==> flow/design.v <==
module geofence ( clk,reset,X,Y,valid,is_inside);
input clk;
input reset;
input [9:0] X;
input [9:0] Y;
output reg valid;
output is_inside;
reg [2:0]state, next_state;
parameter IDLE = 3'd0,
	  READ = 3'd1,
      SORTING = 3'd2,
	  CAL = 3'd3,
	  OUT = 3'd4,
      BUFFF = 3'd5;
reg [2:0] sort_cnt;
reg [2:0] cnt;
reg [9:0] tmp_x[0:5];
reg [9:0] tmp_y[0:5];
reg [9:0] target_x;
reg [9:0] target_y;
reg [2:0] sort_idx;
reg signed [10:0] buf1;
reg signed [10:0] buf2;
reg signed [21:0] tmp;
reg done;
wire signed [21:0]mul;
assign mul = buf1 * buf2;
reg [5:0] result;
assign is_inside = &result | &(~result);
always@(posedge clk or posedge reset)begin
    if(reset)
        state <= IDLE;
    else 
        state <= next_state;
end
always@(*)begin
    if(reset)
        next_state = IDLE;
    else begin
        case(state)
            IDLE:
                next_state = READ;
            READ:begin
                if(done == 1) next_state = SORTING;
                else next_state = READ;  
            end
            SORTING:begin
                if(sort_idx == 0) next_state = CAL;
                else next_state = SORTING;
            end
            CAL:begin
                if(sort_idx == 6) next_state = OUT;
                else next_state = CAL;
            end 
            OUT:
                next_state = BUFFF;
            BUFFF:
                next_state = READ; 
            default:    next_state = IDLE;
        endcase
    end 
end
always@(posedge clk or posedge reset)begin
    if(reset)begin
        cnt <= 0;
        done <= 0;
        sort_cnt <= 1;
        sort_idx <= 4;
        valid <= 0;
    end
    else begin
        if(next_state == READ) begin
            valid <= 0;
            case(cnt)
                0:begin
                    target_x <= X;
                    target_y <= Y;
                end
                1:begin
                    tmp_x[0] <= X;
                    tmp_y[0] <= Y;
                end
                2:begin
                    tmp_x[1] <= X;
                    tmp_y[1] <= Y;
                end
                3:begin
                    tmp_x[2] <= X;
                    tmp_y[2] <= Y;
                end
                4:begin
                    tmp_x[3] <= X;
                    tmp_y[3] <= Y;
                end
                5:begin
                    tmp_x[4] <= X;
                    tmp_y[4] <= Y;
                end
                6:begin
                    tmp_x[5] <= X;
                    tmp_y[5] <= Y;
                end
            endcase
            if(cnt < 6)
                cnt <= cnt + 1;
            else begin
                cnt <= 0;
                done <= 1;
            end
        end
        else if(next_state == SORTING)begin
            done <= 0;
            case(cnt)
                0:begin
                    buf1 <= tmp_x[sort_cnt] - tmp_x[0];         
                    cnt <= cnt + 1;
                end
                1:begin      
                    buf2 <= tmp_y[sort_cnt+1] - tmp_y[0];    
                    cnt <= cnt + 1;
                end
                2:begin
                    tmp <= mul;
                    buf2 <= tmp_y[sort_cnt] - tmp_y[0];    
                    cnt <= cnt + 1;
                end
                3:begin
                    buf1 <= tmp_x[sort_cnt+1] - tmp_x[0];
                    cnt <= cnt + 1;
                end
                4:begin
                    if(tmp > mul)begin
                        cnt <= 5;
                    end
                    else begin
                        if(sort_cnt == sort_idx) begin
                            sort_idx <= sort_idx - 1;
                            sort_cnt <= 1;
                        end
                        else 
                            sort_cnt <= sort_cnt + 1;
                        cnt <= 0;
                    end
                end
                5:begin
                    tmp_x[sort_cnt] <= tmp_x[sort_cnt+1];
                    tmp_x[sort_cnt+1] <= tmp_x[sort_cnt];
                    tmp_y[sort_cnt] <= tmp_y[sort_cnt+1];
                    tmp_y[sort_cnt+1] <= tmp_y[sort_cnt];
                    if(sort_cnt == sort_idx) begin
                        sort_idx <= sort_idx - 1;
                        sort_cnt <= 1;
                    end
                    else 
                        sort_cnt <= sort_cnt + 1;
                    cnt <= 0;
                end
            endcase
        end
        else if(next_state == CAL)begin
            case(cnt)
            0:begin
                buf1 <= tmp_x[sort_idx] - target_x;
            end
            1:begin
                if(sort_idx == 5)
                    buf2 <= tmp_y[0] - target_y;
                else
                    buf2 <= tmp_y[sort_idx+1] - target_y;
            end
            2:begin
                tmp <= mul;
                buf2 <= tmp_y[sort_idx] - target_y;
            end
            3:begin
                if(sort_idx == 5)
                    buf1 <= tmp_x[0] - target_x;
                else
                    buf1 <= tmp_x[sort_idx+1] - target_x;
             end
            4:begin
                result[sort_idx] <= (tmp > mul);
                sort_idx <= sort_idx + 1;
            end
            endcase
            if(cnt < 4)begin
                cnt <= cnt + 1;
            end
            else 
                cnt <= 0;
        end
        else if(next_state == OUT)begin
            sort_idx <= 4;
            sort_cnt <= 1;
            cnt <= 0;
            valid <= 1;
        end
    end
end
endmodule
Hand-over note for geofence

Step by step through the tools: geofence

Each step is given for the RTL above and for the edited RTL.
Lines under "unedited" count in the file above, lines under "edited" in the edited file.
"difference": "edited" minus "unedited" as printed here.
Cell names lack the library's common part.
Not given: --

Top module: geofence
Clock: clk
Library: sky130hd
Library corner: tt_025C_1v80

The edit

The edit as a unified diff against the file above.
This change comes from a script, not from a designer; no optimisation was intended.

```diff
@@ -22,5 +22,5 @@
 reg signed [10:0] buf1;
 reg signed [10:0] buf2;
-reg signed [21:0] tmp;
+reg signed [20:0] tmp;
 reg done;
 wire signed [21:0]mul;
```

After elaboration

Counts by Yosys on the flattened word-level netlist (proc, flatten, opt, wreduce). Print and check cells are left out. Cells with the same type and inputs are merged into one.

Word-level totals:

| item                            | unedited | edited | difference |
| bits in read-only memories      | 0        | 0      | 0 |
| bits in latches                 | 0        | 0      | 0 |
| output and inout port bits      | 2        | 2      | 0 |
| memories kept                   | 0        | 0      | 0 |
| clocked read ports x word width | 0        | 0      | 0 |
| word-level cells                | 300      | 300    | 0 |
| RAM bits                        | 0        | 0      | 0 |
| register bits after elaboration | 204      | 203    | -1 |

Operators by class:

| item                             | unedited | edited | difference |
| multiply operators               | 1        | 1      | 0 |
| reductions and logical operators | 41       | 41     | 0 |
| muxes and demuxes                | 156      | 156    | 0 |
| shift-type cells                 | 2        | 2      | 0 |
| add/sub/neg operators            | 15       | 15     | 0 |
| equal/unequal tests              | 50       | 50     | 0 |
| $lt $le $gt $ge                  | 3        | 3      | 0 |
| div/mod/pow operators            | 0        | 0      | 0 |
| bitwise gates (word level)       | 8        | 8      | 0 |

Operators by type and width:

| kind                                                   | unedited | edited | difference |
| 2-to-1 mux 22 bit                                      | 3        | 0      | -3 |
| 2-to-1 mux 21 bit                                      | 0        | 3      | +3 |
| > comparator 22 bit                                    | 1        | 0      | -1 |
| > comparator 21 x 22 -> 1 bit                          | 0        | 1      | +1 |
| 2-to-1 mux 10 bit                                      | 102      | 102    | 0 |
| 2-to-1 mux 3 bit                                       | 20       | 20     | 0 |
| == test 3 bit (second input constant)                  | 15       | 15     | 0 |
| == test 3 x 2 -> 1 bit (second input constant)         | 14       | 14     | 0 |
| subtractor 10 x 10 -> 11 bit                           | 10       | 10     | 0 |
| 2-to-1 mux 1 bit                                       | 8        | 8      | 0 |
| parallel mux 10 bit (select 6 bit)                     | 8        | 8      | 0 |
| AND reduction 5 bit                                    | 8        | 8      | 0 |
| == test 3 x 1 -> 1 bit (second input constant)         | 7        | 7      | 0 |
| nonzero test 2 bit                                     | 7        | 7      | 0 |
| nonzero test 3 bit                                     | 7        | 7      | 0 |
| logical NOT 3 bit                                      | 6        | 6      | 0 |
| 2-to-1 mux 11 bit                                      | 6        | 6      | 0 |
| inequality test 2 x 1 -> 1 bit (second input constant) | 5        | 5      | 0 |
| inequality test 2 bit (second input constant)          | 4        | 4      | 0 |
| parallel mux 11 bit (select 2 bit)                     | 4        | 4      | 0 |
| adder 3 x 1 -> 3 bit (second input constant)           | 3        | 3      | 0 |
| inverter 1 bit                                         | 3        | 3      | 0 |
| AND reduction 3 bit                                    | 3        | 3      | 0 |
| AND reduction 4 bit                                    | 3        | 3      | 0 |
| < comparator 3 bit (second input constant)             | 2        | 2      | 0 |
| inverter 6 bit                                         | 2        | 2      | 0 |
| parallel mux 3 bit (select 2 bit)                      | 2        | 2      | 0 |
| AND reduction 2 bit                                    | 2        | 2      | 0 |

Not every row of either side is listed.

Logic depth

Longest topological path by Yosys (ltp), each cell counted once; first at word level (registers and memories cut), then after technology mapping (sequential cells cut; the memories' decode and read muxes count).

Depth:

| item                    | unedited | edited | difference |
| depth after elaboration | 13       | 13     | 0 |
| ABC_AREA                | 0        | 0      | -- |
| mapped depth            | 30       | 30     | 0 |

Mapped cells and area

The flow's flattened synthesis, as Yosys stat reports it; memories are mapped. The netlist is that of the ABC_AREA named above (0 if unset); the other value can give another one.

Cell types:

| cell     | unedited | edited | difference |
| nand2_1  | 441      | 415    | -26 |
| nor2_1   | 131      | 152    | +21 |
| a21o_1   | 26       | 13     | -13 |
| inv_1    | 237      | 228    | -9 |
| mux2_2   | 69       | 77     | +8 |
| buf_1    | 3        | 11     | +8 |
| o21ai_1  | 3        | 9      | +6 |
| o21a_1   | 1        | 7      | +6 |
| o221a_1  | 0        | 6      | +6 |
| a31oi_1  | 157      | 152    | -5 |
| clkbuf_1 | 122      | 117    | -5 |
| mux2i_1  | 14       | 9      | -5 |
| buf_2    | 13       | 8      | -5 |
| o21bai_1 | 7        | 2      | -5 |
| a21oi_1  | 102      | 98     | -4 |
| or3_1    | 9        | 5      | -4 |
| o22ai_1  | 7        | 11     | +4 |
| or2_2    | 6        | 2      | -4 |

Not every row of either side is listed.

Mapped netlist:

| item                            | unedited | edited  | difference |
| flip-flops                      | 207      | 206     | -1 |
| cell area after synthesis (µm²) | 19794.0  | 19785.2 | -8.8 |
| area of sequential cells (µm²)  | 6134.6   | 6104.6  | -30.0 |
| cells in the netlist            | 2234     | 2222    | -12 |

Path before layout

Source: OpenSTA report_checks on the synthesized netlist (no wires, ideal clock, input and output delay 20% of the period each), path of least setup slack; recovery checks are left aside. Register names are those of the netlist, which keeps one name where synthesis merged equal registers.

Path post-synthesis:

| item                          | unedited               | edited                 | difference |
| kind                          | flip-flop to flip-flop | flip-flop to flip-flop | -- |
| start point                   | register buf1[5]       | register buf1[10]      | -- |
| end point                     | register sort_cnt[1]   | register sort_idx[1]   | -- |
| arrival time (ps)             | 6650                   | 7136                   | +486 |
| path slack (ps)               | 1229                   | 738                    | -491 |
| buffers on the path           | 1                      | 1                      | 0 |
| clock period (ps)             | 8000                   | 8000                   | 0 |
| data required time (ps)       | 7879                   | 7874                   | -5 |
| driving pins on the path      | 29                     | 28                     | -1 |
| path delay (ps)               | 6771                   | 7262                   | +491 |
| synthesis period reached (ps) | 6771                   | 7262                   | +491 |

"path delay" is the arrival time less input delay plus setup time.
"driving pins on the path": output pins that drive a net of the path, with the launching flip-flop's if there is one; two outputs of one cell count as two.
"synthesis period reached" is the clock period less the worst setup slack; recovery checks do not enter. This is arithmetic on one report: input and output delays are still those of the set period (20% each).
Between the ends stands the longest chain of elaborated cells between them, by number of cells; it is not shown to be the way that was timed. Of several equally long chains one is given.
A line is the first line of the expression or statement that the cell stems from. Yosys adds cells for indexed reads and writes and turns some case tables into memories.
At most two assigning lines are given for a register; there are more.

Between the ends, post-synthesis, unedited:
Path through: edfxtp_1 clkbuf_1 and2_1 fa_1 inv_1 fa_1 inv_1 fa_1 fa_1 inv_1 fa_1 inv_1 ha_1 a21o_1 a21oi_1 nand2_1 o211ai_1 a31oi_1 a21o_1 a21o_1 xnor2_1 ha_1 nand4_1 nor4_1 a221oi_1 a21oi_1 nor2_1 o211a_1 a22o_1
Cells in the longest elaborated chain: 5
Elaborated cells on any way between the ends: 7
Those cells by class: mul (1); compare (1); eq/ne (1); mux (3); reduce/logical (1)

RTL lines, path post-synthesis, unedited:

| item                              | RTL line | text |
| start, declared                   | 22       | `reg signed [10:0] buf1;` |
| start, assigned                   | 115      | `buf1 <= tmp_x[sort_cnt] - tmp_x[0];` |
| start, assigned                   | 128      | `buf1 <= tmp_x[sort_cnt+1] - tmp_x[0];` |
| multiplier 11 x 11 -> 22 bit      | 27       | `assign mul = buf1 * buf2;` |
| > comparator 22 bit               | 132      | `if(tmp > mul)begin` |
| 2-to-1 mux 3 bit                  | 132      |  |
| parallel mux 3 bit (select 2 bit) | 113      | `case(cnt)` |
| 2-to-1 mux 3 bit                  | 111      | `else if(next_state == SORTING)begin` |
| end, assigned                     | 141      | `sort_cnt <= sort_cnt + 1;` |
| end, assigned                     | 155      | `sort_cnt <= sort_cnt + 1;` |
| end, declared                     | 15       | `reg [2:0] sort_cnt;` |

Between the ends, post-synthesis, edited:
Path through: edfxtp_1 clkbuf_1 nand2_1 fa_1 inv_1 fa_1 fa_1 fa_1 inv_1 fa_1 inv_1 ha_1 or3_1 or3_4 a2111oi_4 nor3_1 a2111o_1 a21oi_2 xnor2_1 ha_1 nand4_1 nor2_1 o21ai_0 a31o_2 a31oi_1 a21oi_1 o211a_1 mux2i_1
Cells in the longest elaborated chain: 5
Elaborated cells on any way between the ends: 7
Those cells by class: mul (1); compare (1); eq/ne (1); mux (3); reduce/logical (1)

RTL lines, path post-synthesis, edited:

| item                              | RTL line | text |
| start, declared                   | 22       | `reg signed [10:0] buf1;` |
| start, assigned                   | 115      | `buf1 <= tmp_x[sort_cnt] - tmp_x[0];` |
| start, assigned                   | 128      | `buf1 <= tmp_x[sort_cnt+1] - tmp_x[0];` |
| multiplier 11 x 11 -> 22 bit      | 27       | `assign mul = buf1 * buf2;` |
| > comparator 21 x 22 -> 1 bit     | 132      | `if(tmp > mul)begin` |
| 2-to-1 mux 3 bit                  | 132      |  |
| parallel mux 3 bit (select 2 bit) | 113      | `case(cnt)` |
| 2-to-1 mux 3 bit                  | 111      | `else if(next_state == SORTING)begin` |
| end, assigned                     | 137      | `sort_idx <= sort_idx - 1;` |
| end, assigned                     | 151      | `sort_idx <= sort_idx - 1;` |
| end, declared                     | 21       | `reg [2:0] sort_idx;` |

Timing after layout

Path of least setup slack in the final report of the runs of set A (OpenROAD, finished layout, wires in). Where an end is a register, its clock arrival counts in the times.
The path's times are printed in steps of 10 ps; the period is the one set.

Path post-layout:

| item                     | unedited               | edited                 | difference |
| kind                     | flip-flop to flip-flop | flip-flop to flip-flop | -- |
| start point              | register buf1[5]       | register buf2[3]       | -- |
| end point                | register sort_cnt[1]   | register sort_cnt[1]   | -- |
| clock period (ps)        | 8000                   | 8000                   | 0 |
| buffers on the path      | 1                      | 1                      | 0 |
| data required time (ps)  | 8450                   | 8500                   | +50 |
| driving pins on the path | 30                     | 28                     | -2 |
| arrival time (ps)        | 7730                   | 8040                   | +310 |
| path slack (ps)          | 720                    | 460                    | -260 |

Between the ends stands the longest chain of elaborated cells between them, by number of cells; it is not shown to be the way that was timed. Of several equally long chains one is given.
At most two assigning lines are given for a register; there are more.

Between the ends, post-layout, unedited:
Path through: edfxtp_1 and2_1 fa_1 inv_1 fa_1 inv_1 fa_1 fa_1 inv_1 fa_1 inv_1 ha_1 a21o_1 a21oi_1 nand2_1 o211ai_1 a31oi_1 a21o_1 a21o_1 xnor2_1 ha_1 nand4_1 nor4_1 nand2_1 o21ai_0 a21oi_1 buf_4 o211ai_1 o21ai_0 a22o_1
Cells in the longest elaborated chain: 5
Elaborated cells on any way between the ends: 7
Those cells by class: mul (1); compare (1); eq/ne (1); mux (3); reduce/logical (1)

RTL lines, path post-layout, unedited:

| item                              | RTL line | text |
| start, declared                   | 22       | `reg signed [10:0] buf1;` |
| start, assigned                   | 115      | `buf1 <= tmp_x[sort_cnt] - tmp_x[0];` |
| start, assigned                   | 128      | `buf1 <= tmp_x[sort_cnt+1] - tmp_x[0];` |
| multiplier 11 x 11 -> 22 bit      | 27       | `assign mul = buf1 * buf2;` |
| > comparator 22 bit               | 132      | `if(tmp > mul)begin` |
| 2-to-1 mux 3 bit                  | 132      |  |
| parallel mux 3 bit (select 2 bit) | 113      | `case(cnt)` |
| 2-to-1 mux 3 bit                  | 111      | `else if(next_state == SORTING)begin` |
| end, assigned                     | 141      | `sort_cnt <= sort_cnt + 1;` |
| end, assigned                     | 155      | `sort_cnt <= sort_cnt + 1;` |
| end, declared                     | 15       | `reg [2:0] sort_cnt;` |

Between the ends, post-layout, edited:
Path through: edfxtp_1 nand2_1 fa_1 inv_1 fa_1 fa_1 fa_1 inv_1 fa_1 inv_1 ha_1 or3_1 or3_4 a2111oi_4 nor3_1 a2111o_1 a21oi_2 xnor2_1 ha_1 nand4_1 nor2_1 o21ai_0 a31o_2 a31oi_4 buf_6 a21oi_1 o211ai_1 a22o_1
Cells in the longest elaborated chain: 5
Elaborated cells on any way between the ends: 7
Those cells by class: mul (1); compare (1); eq/ne (1); mux (3); reduce/logical (1)

RTL lines, path post-layout, edited:

| item                              | RTL line | text |
| start, declared                   | 23       | `reg signed [10:0] buf2;` |
| start, assigned                   | 119      | `buf2 <= tmp_y[sort_cnt+1] - tmp_y[0];` |
| start, assigned                   | 124      | `buf2 <= tmp_y[sort_cnt] - tmp_y[0];` |
| multiplier 11 x 11 -> 22 bit      | 27       | `assign mul = buf1 * buf2;` |
| > comparator 21 x 22 -> 1 bit     | 132      | `if(tmp > mul)begin` |
| 2-to-1 mux 3 bit                  | 132      |  |
| parallel mux 3 bit (select 2 bit) | 113      | `case(cnt)` |
| 2-to-1 mux 3 bit                  | 111      | `else if(next_state == SORTING)begin` |
| end, assigned                     | 141      | `sort_cnt <= sort_cnt + 1;` |
| end, assigned                     | 155      | `sort_cnt <= sort_cnt + 1;` |
| end, declared                     | 15       | `reg [2:0] sort_cnt;` |

Measured runs

Both versions went through the flow (Yosys, OpenROAD) with the same settings in each pair. Constraints: input delay and output delay 20% of the set period each, output load 0.01 pF.

Flow settings, set A:
period_ns: 8.0
CAP_MARGIN: 20
CORE_MARGIN: 2
CORE_UTILIZATION: 40
SLEW_MARGIN: 20

Results, set A:

| item                                                    | unedited | edited  | difference |
| worst setup slack after layout (ps)                     | 718      | 463     | -255 |
| achieved clock period (ps)                              | 7282     | 7537    | +255 |
| synthesized cell area (µm²)                             | 19794.0  | 19785.2 | -8.8 |
| area of the standard cells in the finished layout (µm²) | 21610.7  | 21838.4 | +227.7 |
| final setup TNS (ps)                                    | 0        | 0       | 0 |
| die footprint (µm²)                                     | 51279.6  | 51257.0 | -22.6 |
| smallest hold slack (ps)                                | 484      | 513     | +29 |

Flow settings, set B:
ABC_AREA: 0
CELL_PAD_IN_SITES_GLOBAL_PLACEMENT: 2
CORE_UTILIZATION: 23
CTS_CLUSTER_DIAMETER: 84
CTS_CLUSTER_SIZE: 24
PLACE_DENSITY: 0.77
SETUP_SLACK_MARGIN: 0.25
SLEW_MARGIN: 0
TNS_END_PERCENT: 95
period_ns: 5.18
CAP_MARGIN: 20
CORE_MARGIN: 2

Results, set B:

| item                                                    | unedited | edited  | difference |
| worst setup slack after layout (ps)                     | -1582    | -1856   | -274 |
| achieved clock period (ps)                              | 6762     | 7036    | +274 |
| synthesized cell area (µm²)                             | 19794.0  | 19785.2 | -8.8 |
| area of the standard cells in the finished layout (µm²) | 23607.6  | 23518.8 | -88.8 |
| final setup TNS (ps)                                    | -20784   | -25371  | -4587 |
| die footprint (µm²)                                     | 88423.0  | 88384.3 | -38.7 |
| smallest hold slack (ps)                                | 578      | 530     | -48 |

By "achieved clock period" is meant the clock period of the run minus its worst setup slack. This is arithmetic on one report: input and output delays are still those of the set period (20% each).

End of note.
